==> flow/design.v <==
`timescale 1ns / 1ps
module uart_tx(clk,clk_x,rst,data_in,send,trans_done,txd);
input clk;
input clk_x;
input rst;
input[7:0] data_in;
input send;
output reg trans_done;
output reg txd;
reg[7:0] data_in_buf;
reg act0,act1;
reg act_down;
parameter
    idle=5'b00000,
    start=5'b00001,
    b0=5'b00011,
    b1=5'b00010,
    b2=5'b00110,
    b3=5'b00111,
    b4=5'b00101,
    b5=5'b00100,
    b6=5'b01100,
    b7=5'b01101,
    check=5'b01111,
    stop=5'b01110;
reg[4:0] present_state;
always@(posedge clk)
begin
    if(rst)
    begin
        act0 <= 1'b0;
        act1 <= 1'b0;
        act_down <= 1'b0;
        present_state <= idle;
        txd <= 1;
        trans_done <= 1'b0;
        data_in_buf <= 8'd0;
    end
    else if (clk_x) begin
     act0<=send;
     act1<=act0;
     act_down<=act0&~act1;
     case(present_state)
        idle: begin
                txd<=1;
                data_in_buf<=data_in;
                if(act_down==1)
                begin
                    present_state <= start;
                end
                else
                    present_state <= idle;
             end
             start: begin
                txd <= 'd0;
                present_state <= b0;
             end
             b0: begin
                txd <= data_in_buf[0];
                present_state<=b1;
             end
             b1: begin
                txd<=data_in_buf[1];
                present_state<=b2;
             end
             b2: begin
                txd<=data_in_buf[2];
                present_state<=b3;
             end
             b3: begin
                txd<=data_in_buf[3];
                present_state<=b4;
             end
             b4: begin
                txd<=data_in_buf[4];
                present_state<=b5;
             end
             b5: begin
                txd<=data_in_buf[5];
                present_state<=b6;
             end
             b6: begin
                txd<=data_in_buf[6];
                present_state<=b7;
             end
             b7: begin
                txd<=data_in_buf[7];
                present_state<=check;
             end
             check: begin
                txd<=data_in_buf[7]^data_in_buf[6]^data_in_buf[5]^data_in_buf[4]^data_in_buf[3]^data_in_buf[2]^data_in_buf[1]^data_in_buf[0];
                present_state<=stop;
             end
             stop: begin
                txd<='d1;
                trans_done <= 1;
                present_state<=idle;
             end
             default: present_state<=present_state;
        endcase
    end
end
endmodule
`timescale 1ns / 1ps
module uart_rx(clk,clk_16x,rst,rxd,data_rec,data_ready,data_error);
input clk;
input clk_16x;
input rst;
input rxd;
output reg data_ready;
output reg data_error;
output[7:0] data_rec;
reg[7:0] data_out,data_out1;
wire rxd_buf = ^data_out;
reg[15:0] clk_16x_cnt;
reg rxd1,rxd2;
reg start_flag;
parameter width=8;
parameter idle=1,one=2,two=3,stop=4;
reg[width-1:0] present_state;
reg[width-1:0] next_state;
assign data_rec=data_out1;
always@ (posedge clk)
begin
    if(rst)
        present_state<=idle;
    else if (clk_16x)
        present_state<=next_state;
end
always @(*)
begin
    next_state=idle;
    if(clk_16x_cnt<='d8)
        next_state=idle;
    if(clk_16x_cnt>'d8 && clk_16x_cnt <= 'd136)
        next_state=one;
    if(clk_16x_cnt>'d136 && clk_16x_cnt <= 'd152)
        next_state=two;
    if(clk_16x_cnt>'d152 && clk_16x_cnt <= 'd168)
        next_state=stop;
    if(clk_16x_cnt > 'd168)
        next_state=idle;
end
always@(posedge clk)
begin
    if(rst)
    begin
        rxd1<=1'd1;
        rxd2<=1'd1;
        data_ready<='d0;
        data_error<=1'd0;
        clk_16x_cnt<='d0;
        start_flag<=0;
        data_out<=8'd0;
        data_out1<=8'd0;
    end
    else if (clk_16x) begin
        case(present_state)
        idle: begin
              rxd1<=rxd;
              rxd2<=rxd1;
              if((~rxd1)&&rxd2)
                    start_flag<='d1;
              else if(start_flag==1)
                clk_16x_cnt<=clk_16x_cnt+'d1;
            end
         one: begin
                clk_16x_cnt<=clk_16x_cnt + 'd1;
                if(clk_16x_cnt=='d24)data_out[0]<=rxd;
                else if(clk_16x_cnt=='d40)data_out[1]<=rxd;
                else if(clk_16x_cnt=='d56)data_out[2]<=rxd;
                else if(clk_16x_cnt=='d72)data_out[3]<=rxd;
                else if(clk_16x_cnt=='d88)data_out[4]<=rxd;
                else if(clk_16x_cnt=='d104)data_out[5]<=rxd;
                else if(clk_16x_cnt=='d120)data_out[6]<=rxd;
                else if(clk_16x_cnt=='d136)data_out[7]<=rxd;
            end
         two: begin
                if(clk_16x_cnt=='d152)
                begin
                    if(rxd_buf==rxd) data_error<=1'd0;
                    else data_error<=1'd1;
                end
                clk_16x_cnt <= clk_16x_cnt+'d1;
            end
         stop: begin
                if(clk_16x_cnt=='d168)
                begin
                    if(1'd1==rxd)
                    begin
                        data_error<=1'd0;
                        data_ready<='d1;
                    end
                    else begin
                        data_error<=1'd1;
                        data_ready<='d0;
                    end
                end
                data_out1<=data_out;
                if(clk_16x_cnt>168)
                begin
                    clk_16x_cnt <= 0;
                    start_flag <= 0;
                end
                else
                    clk_16x_cnt <= clk_16x_cnt + 'd1;
            end
         default: ;
         endcase
    end
end
endmodule
`timescale 1ns / 1ps
module uart_top(
    input clk,
    input rst,
    input[7:0] data_in,
    output[7:0] data_rec,
    input rxd,
    output txd
);
wire clk_ms,clk_20ms,clk_16x,clk_x;
wire data_ready;
wire data_error;
wire send_ready;
reg send;
always @(posedge clk)
    if (rst) send <= 1'b0;
    else if (clk_ms) send <= ~send;
divclk my_divclk(
    .clk(clk),
    .rst(rst),
    .clk_ms(clk_ms),
    .btnclk(clk_20ms),
    .clk_16x(clk_16x),
    .clk_x(clk_x)
);
uart_tx tx(
    .clk(clk),
    .clk_x(clk_x),
    .rst(rst),
    .data_in({1'b1,data_in[6:0]}),
    .send(send),
    .trans_done(send_ready),
    .txd(txd)
    );
uart_rx rx(
    .clk(clk),
    .clk_16x(clk_16x),
    .rst(rst),
    .rxd(rxd),
    .data_rec(data_rec),
    .data_ready(data_ready),
    .data_error(data_error)
);
endmodule
module divclk(clk,rst,clk_ms,btnclk,clk_16x,clk_x);
input clk;
input rst;
output clk_ms,btnclk,clk_16x,clk_x;
reg[31:0] cnt1;
reg[31:0] cnt2;
reg[31:0] cnt3;
reg[31:0] cntclk_cnt;
reg clk_ms_q;
reg btnclk_q;
reg clk_16x_q;
reg clk_x_q;
parameter MS_MAX = 32'd15;
parameter BTN_MAX = 32'd63;
parameter X16_MAX = 32'd0;
parameter X_MAX = 32'd15;
assign clk_ms = (cnt1==MS_MAX) && !clk_ms_q;
assign btnclk = (cntclk_cnt==BTN_MAX) && !btnclk_q;
assign clk_16x = (cnt2==X16_MAX) && !clk_16x_q;
assign clk_x = (cnt3==X_MAX) && !clk_x_q;
always@(posedge clk)
begin
    if (rst) begin
        clk_ms_q<=1'b0;
        cnt1<=0;
    end
    else if(cnt1==MS_MAX)
    begin
        clk_ms_q<=~clk_ms_q;
        cnt1<=0;
    end
    else
        cnt1<=cnt1+1'b1;
end
always@(posedge clk)
begin
    if (rst) begin
        btnclk_q<=1'b0;
        cntclk_cnt<=0;
    end
    else if(cntclk_cnt==BTN_MAX)
    begin
        btnclk_q<=~btnclk_q;
        cntclk_cnt<=0;
    end
    else
        cntclk_cnt<=cntclk_cnt+1'b1;
end
always@(posedge clk)
begin
    if (rst) begin
        clk_16x_q<=1'b0;
        cnt2<=0;
    end
    else if(cnt2==X16_MAX)
    begin
        clk_16x_q<=~clk_16x_q;
        cnt2<='d0;
    end
    else
        cnt2<=cnt2+1'b1;
end
always@(posedge clk)
begin
    if (rst) begin
        clk_x_q<=1'b0;
        cnt3<=0;
    end
    else if(cnt3==X_MAX)
    begin
        clk_x_q<=~clk_x_q;
        cnt3<= 0;
    end
    else
        cnt3<=cnt3+1'b1;
end
endmodule
`timescale 1ns / 1ps
module engine(input [1:0] global_state, input clk, rst, power_on, power_off, manual_power,
              output reg next_power, output reg power_light);
    parameter POFF=1'b0,PON=1'b1;
    reg [1:0] temp_state;
    wire clk_ms,clk_20ms,clk_16x,clk_x;
    divclk my_divclk(
        .clk(clk),
        .rst(rst),
        .clk_ms(clk_ms),
        .btnclk(clk_20ms),
        .clk_16x(clk_16x),
        .clk_x(clk_x)
    );
    reg power1;
    reg [9:0] cnt;
    always @(posedge clk) begin
        if (rst) begin
          temp_state <= 2'b00;
          cnt <= 10'b0;
          power1 <= 1'b0;
        end
        else if (clk_ms) begin
          if (power_on == 1'b1 && power1 == 1'b0) begin
            cnt <= cnt + 10'b1;
            if (cnt == 10'd1000) begin
                cnt <= 10'b0;
                power1 <= 1'b1;
            end
          end
          if (power1 == 1'b1 && power_off == 1'b1) begin
            cnt <= 10'b0;
            power1 <= 1'b0;
          end
          if (global_state == 2'b00 && power_on != 1'b1 && manual_power == POFF) begin
            cnt <= 10'b0;
            power1 <= 1'b0;
          end
          if (temp_state != global_state) begin
            temp_state <= global_state;
            cnt <= 10'b0;
            power1 <= 1'b0;
          end
        end
    end
    always @(*) begin
        next_power = power1;
        power_light = next_power;
    end
endmodule
`timescale 1ns / 1ps
module milecounter(input clk, input rst, input moving, input activate,
output reg [7:0] seg1, output reg [7:0] seg2, output reg [7:0] an);
    reg[18:0] divclk_cnt;
    reg divclk;
    reg[29:0] cntclk_cnt;
    reg cntclk;
    reg[3:0] disp_dat;
    reg[2:0] disp_bit;
    reg[23:0] count;
    reg[3:0] res1;
    reg[3:0] res2;
    reg[3:0] res3;
    reg[3:0] res4;
    reg[3:0] res5;
    reg[3:0] res6;
    reg[3:0] res7;
    reg[23:0] count_n;
    reg[3:0] r1, r2, r3, r4, r5, r6, r7;
    reg[3:0] disp_dat_n;
    reg[2:0] disp_bit_n;
    reg[7:0] an_n;
    reg[7:0] seg_n;
    integer i;
    parameter maxcnt = 19'd7;
    parameter maxcount = 24'd9999999;
    parameter maxclk = 30'd0;
    wire div_en = (divclk_cnt == maxcnt) && !divclk;
    wire cnt_en = (cntclk_cnt == maxclk) && !cntclk;
    always @(posedge clk) begin
        if (rst) begin
            divclk_cnt <= 0;
            divclk <= 1'b0;
            cntclk_cnt <= 0;
            cntclk <= 1'b0;
        end
        else begin
            if (divclk_cnt == maxcnt) begin
                divclk <= ~divclk;
                divclk_cnt <= 0;
            end
            else divclk_cnt <= divclk_cnt + 1'b1;
            if (cntclk_cnt == maxclk) begin
                cntclk <= ~cntclk;
                cntclk_cnt <= 0;
            end
            else cntclk_cnt <= cntclk_cnt + 1'b1;
        end
    end
    always @(*) begin
        disp_bit_n = (disp_bit >= 7) ? 1'b0 : disp_bit + 1'b1;
        case (disp_bit_n)
            3'b000: begin
                disp_dat_n = (activate==1'b0)? 4'hf:res1;
                an_n = 8'b00000001;
            end
            3'b001: begin
                disp_dat_n = (activate==1'b0)? 4'hf:res2;
                an_n = 8'b00000010;
            end
            3'b010: begin
                disp_dat_n = (activate==1'b0)? 4'hf:res3;
                an_n = 8'b00000100;
            end
            3'b011: begin
                disp_dat_n = (activate==1'b0)? 4'hf:res4;
                an_n = 8'b00001000;
            end
            3'b100: begin
                disp_dat_n = (activate==1'b0)? 4'hf:res5;
                an_n = 8'b00010000;
            end
            3'b101: begin
                disp_dat_n = (activate==1'b0)? 4'hf:res6;
                an_n = 8'b00100000;
            end
            3'b110: begin
                disp_dat_n = (activate==1'b0)? 4'hf:res7;
                an_n = 8'b01000000;
            end
            3'b111: begin
                disp_dat_n = 0;
                an_n = 8'b10000000;
            end
            default: begin
                disp_dat_n = 0;
                an_n = 8'b00000000;
            end
        endcase
        case (disp_dat_n)
            4'h0 : seg_n = 8'hfc;
            4'h1 : seg_n = 8'h60;
            4'h2 : seg_n = 8'hda;
            4'h3 : seg_n = 8'hf2;
            4'h4 : seg_n = 8'h66;
            4'h5 : seg_n = 8'hb6;
            4'h6 : seg_n = 8'hbe;
            4'h7 : seg_n = 8'he0;
            4'h8 : seg_n = 8'hfe;
            4'h9 : seg_n = 8'hf6;
            4'ha : seg_n = 8'hee;
            4'hb : seg_n = 8'h3e;
            4'hc : seg_n = 8'h9c;
            4'hd : seg_n = 8'h7a;
            4'he : seg_n = 8'h9e;
            default : seg_n = 8'h8e;
        endcase
    end
    always @(posedge clk) begin
        if (rst) begin
            disp_bit <= 3'd0;
            disp_dat <= 4'd0;
            an <= 8'b00000001;
            seg1 <= 8'd0;
            seg2 <= 8'd0;
        end
        else if (div_en) begin
            disp_bit <= disp_bit_n;
            disp_dat <= disp_dat_n;
            an <= an_n;
            if (an_n > 8'b00001000) seg1 <= seg_n;
            else seg2 <= seg_n;
        end
    end
    always @(*) begin
        if(activate==1'b0)
            count_n = 0;
        else
            count_n = (moving == 1'b1) ? ((count == maxcount) ? 24'd0 : count + 24'd1) : count;
        r1 = 0;
        r2 = 0;
        r3 = 0;
        r4 = 0;
        r5 = 0;
        r6 = 0;
        r7 = 0;
        for (i = 23; i >= 0; i = i - 1) begin
            if (r1 >= 4'd5) r1 = r1 + 4'd3;
            if (r2 >= 4'd5) r2 = r2 + 4'd3;
            if (r3 >= 4'd5) r3 = r3 + 4'd3;
            if (r4 >= 4'd5) r4 = r4 + 4'd3;
            if (r5 >= 4'd5) r5 = r5 + 4'd3;
            if (r6 >= 4'd5) r6 = r6 + 4'd3;
            if (r7 >= 4'd5) r7 = r7 + 4'd3;
            r7 = {r7[2:0], r6[3]};
            r6 = {r6[2:0], r5[3]};
            r5 = {r5[2:0], r4[3]};
            r4 = {r4[2:0], r3[3]};
            r3 = {r3[2:0], r2[3]};
            r2 = {r2[2:0], r1[3]};
            r1 = {r1[2:0], count_n[i]};
        end
    end
    always @(posedge clk) begin
        if (rst) begin
            count <= 24'd0;
            res1 <= 4'd0;
            res2 <= 4'd0;
            res3 <= 4'd0;
            res4 <= 4'd0;
            res5 <= 4'd0;
            res6 <= 4'd0;
            res7 <= 4'd0;
        end
        else if (cnt_en) begin
            count <= count_n;
            res1 <= r1;
            res2 <= r2;
            res3 <= r3;
            res4 <= r4;
            res5 <= r5;
            res6 <= r6;
            res7 <= r7;
        end
    end
endmodule
`timescale 1ns / 1ps
module manual(input clk, input rst, input power, input[1:0] global_state, input[1:0] state, 
input[3:0] moving_state, input clutch,brake,throttle,rgs,left,right,
output reg [1:0] next_state, output reg [3:0] next_moving_state, 
output reg manual_power, output reg turn_left_light, output reg turn_right_light,
output [7:0] seg1, output [7:0] seg2, output [7:0] an);
    parameter POFF=1'b0,PON=1'b1;
    parameter NSTART=2'b00,START=2'b01,MOVING=2'b10;
    parameter NON_MOVING=4'b0000,MOVE_FORWARD=4'b0001,MOVE_BACK=4'b0010,
    TURN_RIGHT=4'b1000,TURN_LEFT=4'b0100;
    reg activate;
    reg moving;
    milecounter mc(.clk(clk), .rst(rst), .moving(moving), .activate(activate),
    .seg1(seg1), .seg2(seg2), .an(an));
    always @(*) begin
      if (power == 1'b1 && global_state == 2'b00) activate = 1'b1;
      else activate = 1'b0;
    end
    always @(*) begin
      if (moving_state == MOVE_FORWARD || moving_state == MOVE_BACK) moving = 1'b1;
      else moving = 1'b0;
    end
    always @(*) begin
    turn_left_light = 1'b0;
    turn_right_light = 1'b0;
    next_state = NSTART;
    next_moving_state = NON_MOVING;
    manual_power = power;
    if (power == PON && global_state == 2'b00) begin
      case(state)
      NSTART:begin
        turn_left_light = 1'b1;
        turn_right_light = 1'b1;
      if (brake) begin 
        next_state = NSTART;
        manual_power = PON; 
      end
      else if(throttle&&~clutch) begin 
        next_state = NSTART;
        manual_power = POFF; 
      end
      else if(throttle&&clutch&&~brake&&~rgs) begin 
        next_state = START;
        manual_power = PON; 
      end
      else begin 
        next_state = state;
        manual_power = power; 
      end
      next_moving_state = NON_MOVING;
      end
      START:begin
      turn_left_light = 1'b0;
      turn_right_light = 1'b0;
      manual_power = PON;
      if (brake) begin 
        next_state = NSTART;
        next_moving_state = NON_MOVING; 
      end
      else if (~clutch&&throttle) begin 
        next_state = MOVING;
        if (rgs) next_moving_state = MOVE_BACK;
        else next_moving_state = MOVE_FORWARD; 
      end
      else if (~throttle) begin
        next_state = state;
        next_moving_state = NON_MOVING;
        manual_power = power;
      end
      else begin 
        next_state = state;
        next_moving_state = moving_state;
        manual_power = power; 
      end
      if (next_state != NSTART && next_moving_state != NON_MOVING && next_moving_state != MOVE_BACK) begin
        if(~left&&~right) begin 
          if (next_state == MOVING) next_moving_state = MOVE_FORWARD;
          turn_left_light = 1'b0;
          turn_right_light = 1'b0;
        end 
        else if (~left&&right) begin
          if (next_state == MOVING) next_moving_state = TURN_RIGHT;
          turn_left_light = 1'b0;
          turn_right_light = 1'b1;
        end
        else if (left&&~right) begin
          if (next_state == MOVING) next_moving_state = TURN_LEFT;
          turn_right_light = 1'b0;
          turn_left_light = 1'b1;
        end
        else begin
          if (next_state == MOVING) next_moving_state = MOVE_FORWARD;
          turn_left_light = 1'b1;
          turn_right_light = 1'b1;
        end
      end
      end
      MOVING:begin
      if (rgs&&~clutch) begin
        manual_power = POFF;
        next_state = NSTART;
        next_moving_state = NON_MOVING;
      end
      else if (brake) begin
        manual_power = PON;
        next_state = NSTART;
        next_moving_state = NON_MOVING;
      end
      else if (~throttle) begin
        manual_power = PON;
        next_state = START;
        next_moving_state = NON_MOVING;
      end
      else if (rgs&&clutch) begin
        manual_power = PON;
        next_state = MOVING;
        next_moving_state = MOVE_BACK;
      end
      else if (~rgs) begin
        manual_power = PON;
        next_state = MOVING;
        next_moving_state = MOVE_FORWARD;
      end
      else begin
        manual_power = PON;
        next_state = state;
        next_moving_state = moving_state;
      end
      if (next_state != NSTART && next_moving_state != NON_MOVING && next_moving_state != MOVE_BACK) begin
        if(~left&&~right) begin 
          if (next_state == MOVING) next_moving_state = MOVE_FORWARD;
          turn_left_light = 1'b0;
          turn_right_light = 1'b0;
        end 
        else if (~left&&right) begin
          if (next_state == MOVING) next_moving_state = TURN_RIGHT;
          turn_left_light = 1'b0;
          turn_right_light = 1'b1;
        end
        else if (left&&~right) begin
          if (next_state == MOVING) next_moving_state = TURN_LEFT;
          turn_right_light = 1'b0;
          turn_left_light = 1'b1;
        end
        else begin
          if (next_state == MOVING) next_moving_state = MOVE_FORWARD;
          turn_left_light = 1'b1;
          turn_right_light = 1'b1;
        end
      end
      end
      endcase
    end
    else begin
      turn_left_light = 1'b0;
      turn_right_light = 1'b0; 
      next_state = NSTART;
      next_moving_state = NON_MOVING;
    end
    end
endmodule
`timescale 1ns / 1ps
module semiauto(input power, input [1:0] global_state, input [3:0] detector, 
input[1:0] state, input[3:0] moving_state, input rst, input sys_clk, 
input left, input right, input straight, input back, 
output reg [1:0] next_state, output reg [3:0] next_moving_state);
  parameter s1=2'b01, s2=2'b00, s3=2'b10, s4=2'b11;
  parameter MOVE_FORWARD=4'b0001, STOP=4'b0000, TURN_LEFT=4'b0100, TURN_RIGHT=4'b1000;
  reg crossroad;
  reg around;
  reg [15:0] turn_cnt;
  reg [10:0] cool_cnt;
  reg [3:0] traffic;
  wire clk_ms,clk_20ms,clk_16x,clk_x;
  divclk myclk(sys_clk,rst,clk_ms,clk_20ms,clk_16x,clk_x);
  always @(posedge sys_clk) begin
    if (rst == 1'b1) begin
      turn_cnt <= 11'b0;
    end
    else if (clk_20ms) begin
      if (state == s3) turn_cnt <= turn_cnt + 11'b1;
      else turn_cnt <= 11'b0;
    end
  end
  always @(posedge sys_clk) begin
    if (rst == 1'b1) begin
      cool_cnt <= 11'b0;
    end
    else if (clk_20ms) begin
      if (state == s4) cool_cnt <= cool_cnt + 11'b1;
      else cool_cnt <= 11'b0;
    end
  end
  always @(posedge sys_clk) begin
    if (rst) crossroad <= 1'b1;
    else if (detector[0] || ~detector[1] || ~detector[2]) crossroad <= 1'b1;
    else crossroad <= 1'b0;
  end
  always @(*) begin
    if (straight) begin
      traffic = MOVE_FORWARD;
      around = 1'b0;
    end
    else if (back) begin
      traffic = TURN_LEFT;
      around = 1'b1;
    end
    else if (left && ~right) begin
      traffic = TURN_LEFT;
      around = 1'b0;
    end 
    else if (~left && right) begin
      traffic = TURN_RIGHT;
      around = 1'b0;
    end 
    else begin
      traffic = STOP;
      around = 1'b0;
    end 
  end
  always @(*) begin
    if (power == 1'b1 && global_state == 2'b10) begin
      case (state)
        s1:begin
          case (crossroad)
            1'b0: begin
              next_state = s1;
              next_moving_state = MOVE_FORWARD;
            end
            1'b1: begin
              next_state = s2;
              next_moving_state = STOP;
            end
            default: begin
              next_state = s1;
              next_moving_state = MOVE_FORWARD;
            end
          endcase
        end 
        s2:begin
          case (traffic)
            STOP: begin
              next_state = s2;
              next_moving_state = STOP;
            end 
            MOVE_FORWARD: begin
              next_state = s4;
              next_moving_state = MOVE_FORWARD;
            end
            TURN_LEFT: begin
              next_state = s3;
              next_moving_state = TURN_LEFT;
            end
            TURN_RIGHT: begin
              next_state = s3;
              next_moving_state = TURN_RIGHT;
            end
            default: begin
              next_state = s2;
              next_moving_state = STOP;
            end
          endcase
        end
        s3:begin
          case (around)
            1'b1: begin
              if (turn_cnt >= 16'd200) begin
                next_state = s4;
                next_moving_state = MOVE_FORWARD;
              end
              else begin
                next_state = s3;
                if (moving_state == TURN_LEFT) next_moving_state = TURN_LEFT;
                else next_moving_state = TURN_RIGHT;
              end
            end
            1'b0: begin
              if (turn_cnt >= 16'd100) begin
                next_state = s4;
                next_moving_state = MOVE_FORWARD;
              end
              else begin
                next_state = s3;
                if (moving_state == TURN_LEFT) next_moving_state = TURN_LEFT;
                else next_moving_state = TURN_RIGHT;
              end
            end
            default: begin
              next_state = s3;
              if (moving_state == TURN_LEFT) next_moving_state = TURN_LEFT;
              else next_moving_state = TURN_RIGHT;
            end
          endcase
        end
        s4:begin
          if (cool_cnt >= 11'd50) begin
            next_state = s1;
            next_moving_state = MOVE_FORWARD;
          end
          else begin
            next_state = s4;
            next_moving_state = MOVE_FORWARD;
          end
        end
      endcase
    end
    else begin
      next_state = s2;
      next_moving_state = STOP;
    end
  end
endmodule
`timescale 1ns / 1ps
module auto(input sys_clk, rst, power,
global_state, input[1:0] state, input[3:0] moving_state, input[3:0] detector,
output pl_beacon_sig, output de_beacon_sig,
output reg[1:0] next_state, output reg[3:0] next_moving_state);
    parameter MOVING=2'b01, WAITING=2'b00, TURNING=2'b10, COOLING=2'b11;
    parameter MOVE_FORWARD=4'b0001, STOP=4'b0000, TURN_LEFT=4'b0100, TURN_RIGHT=4'b1000;
    assign pl_beacon_sig = 1'b0;
    assign de_beacon_sig = 1'b0;
    reg crossroad;
    reg [3:0] nms;
    reg [10:0] turn_cnt;
    reg [10:0] cool_cnt;
    reg [10:0] wait_cnt;
    wire clk_ms,clk_20ms,clk_16x,clk_x;
    divclk myclk(sys_clk,rst,clk_ms,clk_20ms,clk_16x,clk_x);
    always @(*) begin
        if (power == 1'b1 && global_state == 2'b01) begin
            case (state)
                MOVING: begin
                  case (crossroad)
                    1'b0: begin
                      next_state = MOVING;
                      next_moving_state = MOVE_FORWARD;
                    end
                    1'b1: begin
                      next_state = WAITING;
                      next_moving_state = STOP;
                    end
                  endcase
                end
                WAITING: begin
                  if (wait_cnt >= 11'd100) begin
                    case (nms)
                        MOVE_FORWARD: begin
                            next_state = COOLING;
                            next_moving_state = MOVE_FORWARD;
                        end
                        TURN_LEFT: begin
                            next_state = TURNING;
                            next_moving_state = TURN_LEFT;
                        end
                        TURN_RIGHT: begin
                            next_state = TURNING;
                            next_moving_state = TURN_RIGHT;
                        end
                        default: begin
                            next_state = WAITING;
                            next_moving_state = STOP;
                        end
                    endcase
                  end
                  else begin
                    next_state = WAITING;
                    next_moving_state = STOP;
                  end       
                end 
                TURNING: begin
                    if (turn_cnt >= 11'd100) begin
                        next_state = COOLING;
                        next_moving_state = MOVE_FORWARD;
                    end
                    else begin
                        next_state = TURNING;
                        if (moving_state == TURN_LEFT) next_moving_state = TURN_LEFT;
                        else next_moving_state = TURN_RIGHT;
                    end
                end
                COOLING: begin
                    if (cool_cnt >= 11'd50) begin
                        next_state = MOVING;
                        next_moving_state = MOVE_FORWARD;
                    end
                    else begin
                        next_state = COOLING;
                        next_moving_state = MOVE_FORWARD;
                    end
                end
            endcase
        end
        else begin
          next_state = WAITING;
          next_moving_state = STOP;
        end
    end
    always @(posedge sys_clk) begin
         if (rst) nms <= STOP;
         else case (detector)  
            4'b0001: nms <= TURN_LEFT;
            4'b0010: nms <= TURN_LEFT;
            4'b0011: nms <= TURN_LEFT;
            4'b1010: nms <= TURN_LEFT;
            4'b1011: nms <= TURN_LEFT;
            4'b0000: nms <= TURN_RIGHT;
            4'b0100: nms <= TURN_RIGHT;
            4'b0101: nms <= TURN_RIGHT;
            4'b1000: nms <= TURN_RIGHT;
            4'b1001: nms <= TURN_RIGHT;
            4'b1100: nms <= TURN_RIGHT;
            4'b1101: nms <= TURN_RIGHT;
            4'b0110: nms <= MOVE_FORWARD;
            4'b0111: nms <= MOVE_FORWARD;
            4'b1110: nms <= MOVE_FORWARD;
            4'b1111: nms <= MOVE_FORWARD;
         endcase
    end
    always @(posedge sys_clk) begin
        if (rst) crossroad <= 1'b1;
        else if (detector[0] || ~detector[1] || ~detector[2]) crossroad <= 1'b1;
        else crossroad <= 1'b0;
    end
    always @(posedge sys_clk) begin
        if (rst == 1'b1) begin
            wait_cnt <= 11'b0;
        end
        else if (clk_20ms) begin
            if (state == WAITING) wait_cnt <= wait_cnt + 11'b1;
            else wait_cnt <= 11'b0;
        end
    end
    always @(posedge sys_clk) begin
        if (rst == 1'b1) begin
            turn_cnt <= 11'b0;
        end
        else if (clk_20ms) begin
            if (state == TURNING) turn_cnt <= turn_cnt + 11'b1;
            else turn_cnt <= 11'b0;
        end
    end
    always @(posedge sys_clk) begin
        if (rst == 1'b1) begin
            cool_cnt <= 11'b0;
        end
        else if (clk_20ms) begin
            if (state == COOLING) cool_cnt <= cool_cnt + 11'b1;
            else cool_cnt <= 11'b0;
        end
    end
endmodule
`timescale 1ns / 1ps
module SimulatedDevice(
    input[1:0] global_state,
    input sys_clk,
    input rx,
    output tx,
    input turn_left_signal,
    input turn_right_signal,
    input move_forward_signal,
    input move_backward_signal,
    input place_barrier_signal,
    input destroy_barrier_signal,
    input rst,
    input clutch,
    input throttle,
    input brake,
    input power_on,
    input power_off,
    output front_detector,
    output back_detector,
    output left_detector,
    output right_detector,
    output move_backward_light,
    output move_forward_light,
    output turn_left_light,
    output turn_right_light,
    output power_light,
    output reg [2:0] state_light,
    output reg [3:0] moving_light,
    output [7:0] seg1,
    output [7:0] seg2,
    output [7:0] an
    );
    wire power;
    reg [1:0] state;
    reg [3:0] moving_state;
    wire manual_power;
    wire [1:0] next_state1;
    wire [1:0] next_state2;
    wire [1:0] next_state3;
    wire [3:0] next_moving_state1;
    wire [3:0] next_moving_state2;
    wire [3:0] next_moving_state3;
    wire pl_beacon_sig, de_beacon_sig;
    wire next_power;
    engine en(.global_state(global_state), .clk(sys_clk), .rst(rst), .power_on(power_on), .power_off(power_off), 
    .manual_power(manual_power), .next_power(next_power), .power_light(power_light));
    manual ma(.clk(sys_clk), .rst(rst), .power(power), .global_state(global_state), .state(state), .moving_state(moving_state), .clutch(clutch), 
    .brake(brake), .throttle(throttle), .rgs(move_backward_signal), .left(turn_left_signal), 
    .right(turn_right_signal), .next_state(next_state1), .next_moving_state(next_moving_state1),
    .manual_power(manual_power), .turn_left_light(turn_left_light), .turn_right_light(turn_right_light),
    .seg1(seg1), .seg2(seg2), .an(an));
    semiauto sa(.power(power), .global_state(global_state),
    .detector({front_detector, left_detector, right_detector, back_detector}),
    .state(state), .moving_state(moving_state), .rst(rst), .sys_clk(sys_clk), 
    .left(turn_left_signal), .right(turn_right_signal), .straight(move_forward_signal), 
    .back(move_backward_signal), .next_state(next_state2), .next_moving_state(next_moving_state2));
    auto au(.sys_clk(sys_clk), .rst(rst), .power(power), .global_state(global_state), 
    .state(state), .moving_state(moving_state),
    .detector({front_detector, left_detector, right_detector, back_detector}),
    .pl_beacon_sig(pl_beacon_sig), .de_beacon_sig(de_beacon_sig), 
    .next_state(next_state3), .next_moving_state(next_moving_state3));
    assign power = next_power;
    assign move_backward_light = 1'b0;
    assign move_forward_light = 1'b0;
    always @(*) begin
      if (power == 1'b1) begin
        if (global_state == 2'b00) begin
            if (state == 2'b00) state_light = 3'b001;
            else if (state == 2'b01) state_light = 3'b010;
            else state_light = 3'b100;
        end
        else begin
          case (state)
            2'b00: state_light = 3'b001;
            2'b01: state_light = 3'b010;
            2'b10: state_light = 3'b100;
            2'b11: state_light = 3'b111; 
          endcase
        end
        moving_light = moving_state;
      end 
      else begin
        state_light = 3'b000;
        moving_light = moving_state;
      end
    end
    always @(posedge sys_clk) begin
        if (rst == 1'b1) begin
          state <= 2'b00;
          moving_state <= 4'b0000;
        end
        else begin
          case (global_state)
            2'b00:begin
                state <= next_state1;
                moving_state <= next_moving_state1;
            end
            2'b10:begin
                state <= next_state2;
                moving_state <= next_moving_state2;
            end
            2'b01:begin
                state <= next_state3;
                moving_state <= next_moving_state3;
            end
            default: ;
          endcase
        end
    end
    wire [7:0] in = {2'b10, 2'b00, moving_state};
    wire [7:0] rec;
    assign front_detector = rec[0];
    assign left_detector = rec[1];
    assign right_detector = rec[2];
    assign back_detector = rec[3];
    uart_top md(.clk(sys_clk), .rst(rst), .data_in(in), .data_rec(rec), .rxd(rx), .txd(tx));
endmodule
[Reports on SimulatedDevice]
Tool output for the design above before and after an edit, in the order of the flow.
Lines under "before" count in the file above, lines under "after" in the edited file.
"change": "after" minus "before" as printed here. "relative change": 100 x difference / "before".
Operators: Yosys type, input widths -> output width; for muxes data width and select width s.
Cell names lack the library's common part.
A cell with - has no value.
Design
  top module: SimulatedDevice
  clock: sys_clk
  library: sky130hd
  corner: tt_025C_1v80

[Edit of the RTL]
The edit as a unified diff against the file above.
This change comes from a script, not from a designer. No optimisation was intended, and the edited design may behave differently.
begin of diff
@@ -410,5 +410,6 @@
     parameter maxclk = 30'd0;
     wire div_en = (divclk_cnt == maxcnt) && !divclk;
-    wire cnt_en = (cntclk_cnt == maxclk) && !cntclk;
+    reg cnt_en;
+    always @(posedge clk) cnt_en <= (cntclk_cnt == maxclk) && !cntclk;
     always @(posedge clk) begin
         if (rst) begin
end of diff

[Word-level counts]
Counts by Yosys on the flattened word-level netlist (proc, flatten, opt, wreduce; memories kept). Register bits leave out memories and registers merged into their read ports (data or address). Print and check cells are left out.
Memory sizes are those after Yosys's memory passes, which may raise the word count (mostly to a power of two), join words into wider ones and drop unused or constant bits.
Operators by class
  $add $sub $neg: before 157, after 157, change 0, relative change 0.00%
  $lt $le $gt $ge: before 155, after 155, change 0, relative change 0.00%
  equality and inequality tests: before 58, after 58, change 0, relative change 0.00%
  mux-type cells: before 291, after 291, change 0, relative change 0.00%
  bitwise operators: before 32, after 32, change 0, relative change 0.00%
  reduce/logical cells: before 90, after 90, change 0, relative change 0.00%
Operators with widths
  $mux 4: before 162, after 162, change 0, relative change 0.00%
  $ge 4x3->1 const B: before 133, after 133, change 0, relative change 0.00%
  $add 4x2->4 const B: before 117, after 117, change 0, relative change 0.00%
  $mux 1: before 34, after 34, change 0, relative change 0.00%
  $logic_and 1x1->1: before 32, after 32, change 0, relative change 0.00%
  $mux 3: before 28, after 28, change 0, relative change 0.00%
  $not 1->1: before 27, after 27, change 0, relative change 0.00%
  $mux 2: before 22, after 22, change 0, relative change 0.00%
  $add 3x2->3 const B: before 16, after 16, change 0, relative change 0.00%
  $reduce_or 2->1: before 12, after 12, change 0, relative change 0.00%
  $reduce_and 2->1: before 10, after 10, change 0, relative change 0.00%
  $logic_not 1->1: before 8, after 8, change 0, relative change 0.00%
  $add 1x2->3 const AB: before 6, after 6, change 0, relative change 0.00%
  $add 32x1->32 const B: before 6, after 6, change 0, relative change 0.00%
  $ge 1x3->1 const AB: before 6, after 6, change 0, relative change 0.00%
  $eq 2x2->1 const B: before 5, after 5, change 0, relative change 0.00%
  $mux 10: before 5, after 5, change 0, relative change 0.00%
  $add 11x1->11 const B: before 4, after 4, change 0, relative change 0.00%
  $eq 3x3->1 const B: before 4, after 4, change 0, relative change 0.00%
  $eq 5x3->1 const B: before 4, after 4, change 0, relative change 0.00%
  $eq 5x4->1 const B: before 4, after 4, change 0, relative change 0.00%
  $mux 11: before 4, after 4, change 0, relative change 0.00%
  $mux 16: before 4, after 4, change 0, relative change 0.00%
  $ne 2x2->1 const B: before 4, after 4, change 0, relative change 0.00%
  $pmux 2 s2: before 4, after 4, change 0, relative change 0.00%
  $reduce_bool 4->1: before 4, after 4, change 0, relative change 0.00%
  $xor 1x1->1: before 4, after 4, change 0, relative change 0.00%
  $eq 32x4->1 const B: before 3, after 3, change 0, relative change 0.00%
Not every row of either side is listed.
Bit counts
  bits in registers: before 462, after 463, change +1, relative change +0.22%
  memory bits (read-only): before 160, after 160, change 0, relative change 0.00%
  word width x clocked read ports: before 3, after 3, change 0, relative change 0.00%
  memory cells: before 2, after 2, change 0, relative change 0.00%
  bits of input ports: before 16, after 16, change 0, relative change 0.00%
  cells after elaboration: before 842, after 843, change +1, relative change +0.12%
Memory list
  words x width with read and write ports: before 16x7 r1 w0; 16x3 r1 w0, after 16x7 r1 w0; 16x3 r1 w0

[Longest topological paths]
Longest topological path by Yosys (ltp), each cell counted once; first at word level (registers and memories cut), then after technology mapping (sequential cells cut; the memories' decode and read muxes count).
Logic depth
  word-level depth: before 51, after 51, change 0, relative change 0.00%
  ABC_AREA: before 0, after 0
  depth in mapped cells: before 112, after 109, change -3, relative change -2.68%
  mapped depth without buffers: before 105, after 102, change -3, relative change -2.86%

[Netlist]
Source: synth_stat.txt of the flow (Yosys; design flattened, memories mapped). It holds for the ABC_AREA given above (unset counts as 0); a run with the other value may have another netlist.
Cells by type
  mux2i_1: before 73, after 96, change +23, relative change +31.51%
  o21ai_0: before 173, after 190, change +17, relative change +9.83%
  nor3_1: before 143, after 126, change -17, relative change -11.89%
  nand2_1: before 399, after 384, change -15, relative change -3.76%
  nand3_1: before 223, after 209, change -14, relative change -6.28%
  inv_1: before 132, after 146, change +14, relative change +10.61%
  o21ai_1: before 36, after 22, change -14, relative change -38.89%
  o31ai_1: before 27, after 13, change -14, relative change -51.85%
  xor2_1: before 199, after 212, change +13, relative change +6.53%
  nand4_1: before 84, after 97, change +13, relative change +15.48%
  a21o_1: before 44, after 31, change -13, relative change -29.55%
  inv_2: before 16, after 5, change -11, relative change -68.75%
  a31oi_1: before 30, after 40, change +10, relative change +33.33%
  a21oi_2: before 15, after 5, change -10, relative change -66.67%
  mux2i_2: before 10, after 0, change -10, relative change -100.00%
  a311oi_1: before 7, after 17, change +10, relative change +142.86%
  a21oi_1: before 272, after 263, change -9, relative change -3.31%
  or3_1: before 65, after 74, change +9, relative change +13.85%
Not every row of either side is listed.
Synthesis totals
  cell count: before 4538, after 4476, change -62, relative change -1.37%
  synthesis area (sq um): before 34624.5, after 33885.0, change -739.5, relative change -2.14%
  sequential part of the area (sq um): before 9308.9, after 9328.9, change +20.0, relative change +0.21%
  flip-flops: before 465, after 466, change +1, relative change +0.22%
  buffers: before 195, after 203, change +8, relative change +4.10%
The figures by module come from a second, unflattened synthesis with its own total; it is not the netlist above.
Unflattened totals
  cell total of the unflattened synthesis: before 6686, after 6540, change -146, relative change -2.18%
  area total of the unflattened synthesis (sq um): before 52308.9, after 52147.5, change -161.4, relative change -0.31%
Each row is one instance without its submodules.
Modules, before
  divclk: instances 4, cells 741, area 6244.7 sq um, seq. area 2642.5 sq um
  milecounter: instances 1, cells 2767, area 19227.2 sq um, seq. area 2542.4 sq um
  uart_rx: instances 1, cells 254, area 2095.8 sq um, seq. area 820.8 sq um
  auto: instances 1, cells 209, area 1824.2 sq um, seq. area 740.7 sq um
  semiauto: instances 1, cells 176, area 1495.2 sq um, seq. area 560.5 sq um
  uart_tx: instances 1, cells 113, area 1029.7 sq um, seq. area 500.5 sq um
  engine: instances 1, cells 75, area 701.9 sq um, seq. area 260.2 sq um
  SimulatedDevice: instances 1, cells 53, area 475.5 sq um, seq. area 120.1 sq um
  manual: instances 1, cells 71, area 444.2 sq um, seq. area 0.0 sq um
  uart_top: instances 1, cells 4, area 36.3 sq um, seq. area 20.0 sq um
Modules, after
  divclk: instances 4, cells 741, area 6244.7 sq um, seq. area 2642.5 sq um
  milecounter: instances 1, cells 2621, area 19065.8 sq um, seq. area 2562.5 sq um
  uart_rx: instances 1, cells 254, area 2095.8 sq um, seq. area 820.8 sq um
  auto: instances 1, cells 209, area 1824.2 sq um, seq. area 740.7 sq um
  semiauto: instances 1, cells 176, area 1495.2 sq um, seq. area 560.5 sq um
  uart_tx: instances 1, cells 113, area 1029.7 sq um, seq. area 500.5 sq um
  engine: instances 1, cells 75, area 701.9 sq um, seq. area 260.2 sq um
  SimulatedDevice: instances 1, cells 53, area 475.5 sq um, seq. area 120.1 sq um
  manual: instances 1, cells 71, area 444.2 sq um, seq. area 0.0 sq um
  uart_top: instances 1, cells 4, area 36.3 sq um, seq. area 20.0 sq um

[Path before layout]
OpenSTA on the mapped netlist: ideal clock, no wires. The path of least setup slack (recovery checks aside). Input and output delay are each 20% of the period. Register names are those of the netlist, which keeps one name where synthesis merged equal registers.
Path post-synthesis
  path type: before input to register, after input to register
  start point: before in global_state[0], after in global_state[0]
  end point: before reg ma.mc.res7[2], after reg ma.mc.res6[0]
  clock period (ps): before 25000, after 25000, change 0, relative change 0.00%
  input delay (ps): before 5000, after 5000, change 0, relative change 0.00%
  library setup time (ps): before 87, after 86, change -1
  arrival (ps): before 23821, after 23974, change +153, relative change +0.64%
  data required time (ps): before 24913, after 24914, change +1, relative change 0.00%
  slack (ps): before 1092, after 941, change -151
  path delay (ps): before 18908, after 19060, change +152, relative change +0.80%
  stages on the path: before 109, after 103, change -6, relative change -5.50%
  buffers on the path: before 6, after 6, change 0, relative change 0.00%
  synthesis period reached (ps): before 23908, after 24059, change +151, relative change +0.63%
"path delay" is the arrival time less input delay plus setup time.
"stages on the path": output pins that drive a net of the path, with the launching flip-flop's if there is one; two outputs of one cell count as two.
"synthesis period reached" is the clock period less the worst setup slack; recovery checks do not enter. This is arithmetic on one report: input and output delays are still those of the set period (20% each).
The rows between start and end are the longest chain of elaborated cells between them; the timing report does not say that the signal goes this way. Where chains are equally long, one stands for them.
Each line given opens the expression or statement behind the cell; cells for indexed reads and writes are added by Yosys, which also makes memories of some case tables.
Between the ends, post-synthesis, before
  cell sequence: inv_1 -> ha_1 -> clkbuf_1 -> nand2_1 -> clkbuf_1 -> a31oi_1 -> o21a_1 -> inv_2 -> ha_1 -> nor2b_1 -> a211o_1 -> xnor2_4 -> ha_1 -> nor2b_1 -> nor2_1 -> nor2_1 -> a211oi_4 -> a311o_1 -> (+73 left out) -> a21o_1 -> a41oi_2 -> nor2_1 -> xnor2_1 -> nand2b_1 -> ha_1 -> a21oi_1 -> xnor3_1 -> ha_1 -> nand2b_1 -> nand2_1 -> a21oi_1 -> a21oi_1 -> ha_1 -> nand2b_1 -> a21boi_1 -> nor2_1 -> o31ai_1
  cells in the longest elaborated chain: 50
  elaborated cells on any way between the ends: 343
  classes of those cells: 113 x add/sub; 113 x compare; 115 x mux; 2 x reduce/logical
Ends and longest elaborated chain, post-synthesis, before
  start, declared: RTL line 1013  | input[1:0] global_state,
  $logic_not 2->1: RTL line 575  | if (power == 1'b1 && global_state == 2'b00) activate = 1'b1;
  $logic_and 1x1->1: RTL line 575
  $mux 1: RTL line 575
  $mux 24: RTL line 509  | if(activate==1'b0)
  $add 1x2->3: RTL line 521  | if (r1 >= 4'd5) r1 = r1 + 4'd3;
  $mux 3: RTL line 521
  $ge 4x3->1: RTL line 521
  (+36 left out)
  $mux 4: RTL line 524  | if (r4 >= 4'd5) r4 = r4 + 4'd3;
  $add 4x2->4: RTL line 525  | if (r5 >= 4'd5) r5 = r5 + 4'd3;
  $mux 4: RTL line 525
  $add 4x2->4: RTL line 526  | if (r6 >= 4'd5) r6 = r6 + 4'd3;
  $mux 4: RTL line 526
  $add 3x2->3: RTL line 527  | if (r7 >= 4'd5) r7 = r7 + 4'd3;
  $mux 3: RTL line 527
  end, assigned: RTL line 546  | res7 <= 4'd0;
  end, assigned: RTL line 556  | res7 <= r7;
  end, declared: RTL line 400  | reg[3:0] res7;
Between the ends, post-synthesis, after
  cell sequence: inv_1 -> ha_1 -> nand2_1 -> a31oi_1 -> clkbuf_1 -> clkbuf_1 -> clkbuf_1 -> nand2_1 -> ha_1 -> nand2b_1 -> o2111a_1 -> or3_1 -> a21o_1 -> nand2_1 -> ha_1 -> nor2b_1 -> or4_4 -> and4_4 -> (+67 left out) -> a211oi_1 -> nor2_1 -> ha_1 -> a31o_2 -> o211ai_1 -> a21oi_1 -> or2_1 -> clkbuf_1 -> nand2_1 -> a21oi_1 -> a31oi_1 -> ha_1 -> maj3_1 -> a2111o_1 -> a21oi_1 -> nor2_1 -> xor2_1 -> a211oi_1
  cells in the longest elaborated chain: 50
  elaborated cells on any way between the ends: 277
  classes of those cells: 91 x add/sub; 91 x compare; 93 x mux; 2 x reduce/logical
Ends and longest elaborated chain, post-synthesis, after
  start, declared: RTL line 1014  | input[1:0] global_state,
  $logic_not 2->1: RTL line 576  | if (power == 1'b1 && global_state == 2'b00) activate = 1'b1;
  $logic_and 1x1->1: RTL line 576
  $mux 1: RTL line 576
  $mux 24: RTL line 510  | if(activate==1'b0)
  $add 1x2->3: RTL line 522  | if (r1 >= 4'd5) r1 = r1 + 4'd3;
  $mux 3: RTL line 522
  $ge 4x3->1: RTL line 522
  (+36 left out)
  $mux 4: RTL line 523  | if (r2 >= 4'd5) r2 = r2 + 4'd3;
  $add 4x2->4: RTL line 524  | if (r3 >= 4'd5) r3 = r3 + 4'd3;
  $mux 4: RTL line 524
  $add 4x2->4: RTL line 525  | if (r4 >= 4'd5) r4 = r4 + 4'd3;
  $mux 4: RTL line 525
  $add 4x2->4: RTL line 526  | if (r5 >= 4'd5) r5 = r5 + 4'd3;
  $mux 4: RTL line 526
  end, assigned: RTL line 546  | res6 <= 4'd0;
  end, assigned: RTL line 556  | res6 <= r6;
  end, declared: RTL line 399  | reg[3:0] res6;

[Worst path after layout]
From the final timing report of the runs of pair 1: the path of least setup slack in the routed layout; clock arrival at registers is part of the times.
The path's times are printed in steps of 10 ps; the period is the one set.
Path after layout
  path type: before input to register, after input to register
  start point: before in global_state[1], after in global_state[1]
  end point: before reg ma.mc.res5[1], after reg ma.mc.res6[3]
  clock period (ps): before 25000, after 25000, change 0, relative change 0.00%
  input delay (ps): before 5000, after 5000, change 0, relative change 0.00%
  library setup time (ps): before 90, after 80, change -10
  arrival (ps): before 23930, after 24070, change +140, relative change +0.59%
  data required time (ps): before 25480, after 25500, change +20, relative change +0.08%
  slack (ps): before 1540, after 1430, change -110
  stages on the path: before 95, after 99, change +4, relative change +4.21%
  buffers on the path: before 4, after 4, change 0, relative change 0.00%
The rows between start and end are the longest chain of elaborated cells between them; the timing report does not say that the signal goes this way. Where chains are equally long, one stands for them.
Between the ends, after layout, before
  cell sequence: clkdlybuf4s50_1 -> inv_1 -> ha_1 -> nand2_1 -> a31oi_2 -> o21a_1 -> inv_2 -> ha_1 -> nor2b_1 -> a211o_1 -> xnor2_4 -> ha_1 -> nor2b_1 -> nor2_1 -> nor2_1 -> a211oi_4 -> buf_4 -> a21oi_2 -> (+59 left out) -> xor2_4 -> inv_2 -> ha_1 -> maj3_1 -> a2111oi_2 -> nor2_2 -> o21ai_4 -> xnor2_1 -> o211ai_2 -> and3_1 -> nor2_2 -> ha_1 -> mux2i_1 -> nor2_1 -> o32a_1 -> or4_1 -> o21a_1 -> a211oi_1
  cells in the longest elaborated chain: 50
  elaborated cells on any way between the ends: 277
  classes of those cells: 91 x add/sub; 91 x compare; 93 x mux; 2 x reduce/logical
Ends and longest elaborated chain, after layout, before
  start, declared: RTL line 1013  | input[1:0] global_state,
  $logic_not 2->1: RTL line 575  | if (power == 1'b1 && global_state == 2'b00) activate = 1'b1;
  $logic_and 1x1->1: RTL line 575
  $mux 1: RTL line 575
  $mux 24: RTL line 509  | if(activate==1'b0)
  $add 1x2->3: RTL line 521  | if (r1 >= 4'd5) r1 = r1 + 4'd3;
  $mux 3: RTL line 521
  $ge 4x3->1: RTL line 521
  (+36 left out)
  $mux 4: RTL line 522  | if (r2 >= 4'd5) r2 = r2 + 4'd3;
  $add 4x2->4: RTL line 523  | if (r3 >= 4'd5) r3 = r3 + 4'd3;
  $mux 4: RTL line 523
  $add 4x2->4: RTL line 524  | if (r4 >= 4'd5) r4 = r4 + 4'd3;
  $mux 4: RTL line 524
  $add 4x2->4: RTL line 525  | if (r5 >= 4'd5) r5 = r5 + 4'd3;
  $mux 4: RTL line 525
  end, assigned: RTL line 544  | res5 <= 4'd0;
  end, assigned: RTL line 554  | res5 <= r5;
  end, declared: RTL line 398  | reg[3:0] res5;
Between the ends, after layout, after
  cell sequence: clkdlybuf4s50_1 -> inv_1 -> ha_1 -> nand2_2 -> a31oi_4 -> nand2_1 -> ha_1 -> nand2b_1 -> o2111a_1 -> or3_1 -> a21o_1 -> nand2_1 -> ha_1 -> nor2b_1 -> or4_4 -> and4_4 -> o21ai_1 -> nand2_1 -> (+63 left out) -> inv_1 -> ha_1 -> a2111oi_2 -> a211oi_2 -> nor2_1 -> ha_1 -> a31o_2 -> o211ai_1 -> a21oi_2 -> nor3_2 -> or3_1 -> and2_1 -> ha_1 -> or4_1 -> o211ai_1 -> a32oi_2 -> or3b_1 -> a311oi_2
  cells in the longest elaborated chain: 50
  elaborated cells on any way between the ends: 313
  classes of those cells: 103 x add/sub; 103 x compare; 105 x mux; 2 x reduce/logical
Ends and longest elaborated chain, after layout, after
  start, declared: RTL line 1014  | input[1:0] global_state,
  $logic_not 2->1: RTL line 576  | if (power == 1'b1 && global_state == 2'b00) activate = 1'b1;
  $logic_and 1x1->1: RTL line 576
  $mux 1: RTL line 576
  $mux 24: RTL line 510  | if(activate==1'b0)
  $add 1x2->3: RTL line 522  | if (r1 >= 4'd5) r1 = r1 + 4'd3;
  $mux 3: RTL line 522
  $ge 4x3->1: RTL line 522
  (+36 left out)
  $mux 4: RTL line 524  | if (r3 >= 4'd5) r3 = r3 + 4'd3;
  $add 4x2->4: RTL line 525  | if (r4 >= 4'd5) r4 = r4 + 4'd3;
  $mux 4: RTL line 525
  $add 4x2->4: RTL line 526  | if (r5 >= 4'd5) r5 = r5 + 4'd3;
  $mux 4: RTL line 526
  $add 4x2->4: RTL line 527  | if (r6 >= 4'd5) r6 = r6 + 4'd3;
  $mux 4: RTL line 527
  end, assigned: RTL line 546  | res6 <= 4'd0;
  end, assigned: RTL line 556  | res6 <= r6;
  end, declared: RTL line 399  | reg[3:0] res6;

[Measured runs]
Runs of the flow (Yosys, OpenROAD) on both versions; the two runs of a pair have the same settings. The constraints put input and output delay at 20% of the set period each and load the outputs with 0.01 pF.
Flow settings, pair 1
  period_ns: 25.0
  CAP_MARGIN: 20
  CORE_MARGIN: 2
  CORE_UTILIZATION: 40
  SLEW_MARGIN: 20
Measured results, pair 1
  synthesis area (sq um): before 34624.5, after 33885.0, change -739.5, relative change -2.14%
  area of the die (sq um): before 88929.2, after 87057.5, change -1871.7, relative change -2.10%
  standard-cell area after layout (sq um): before 38181.6, after 37713.7, change -467.9, relative change -1.23%
  utilization after routing (%): before 44.7, after 45.0, change +0.3
  lowest setup slack (ps): before 1544, after 1432, change -112
  setup TNS (ps): before 0, after 0, change 0
  worst hold slack in the final report (ps): before 440, after 443, change +3
  total power of the final layout (mW): before 1.595, after 1.615, change +0.020, relative change +1.25%
  clock period reached (ps): before 23456, after 23568, change +112, relative change +0.48%
Flow settings, pair 2
  ABC_AREA: 1
  CELL_PAD_IN_SITES_DETAIL_PLACEMENT: 2
  CELL_PAD_IN_SITES_GLOBAL_PLACEMENT: 2
  CORE_MARGIN: 7
  CORE_UTILIZATION: 25
  CTS_CLUSTER_DIAMETER: 295
  CTS_CLUSTER_SIZE: 35
  MAX_ROUTING_LAYER: met5
  PLACE_DENSITY_LB_ADDON: 0.29
  SETUP_SLACK_MARGIN: 1.37
  SLEW_MARGIN: 5
  TNS_END_PERCENT: 60
  period_ns: 27.3
  CAP_MARGIN: 20
Measured results, pair 2
  synthesis area (sq um): before 32459.9, after 31534.0, change -925.9, relative change -2.85%
  area of the die (sq um): before 140123.0, after 136275.0, change -3848.0, relative change -2.75%
  standard-cell area after layout (sq um): before 35415.2, after 34385.5, change -1029.7, relative change -2.91%
  utilization after routing (%): before 27.4, after 27.4, change 0.0
  lowest setup slack (ps): before 5219, after 5264, change +45
  setup TNS (ps): before 0, after 0, change 0
  worst hold slack in the final report (ps): before 457, after 459, change +2
  total power of the final layout (mW): before 1.097, after 1.108, change +0.011, relative change +1.00%
  clock period reached (ps): before 22081, after 22036, change -45, relative change -0.20%
"clock period reached": clock period set for the run, less the worst setup slack. It is reckoned from that one timing run; input and output delays stay at 20% of the period that was set.
By "total power of the final layout" is meant OpenSTA's value without simulated activity: inputs other than the clock are taken to toggle once in ten clock periods, and the tool carries that through the logic.
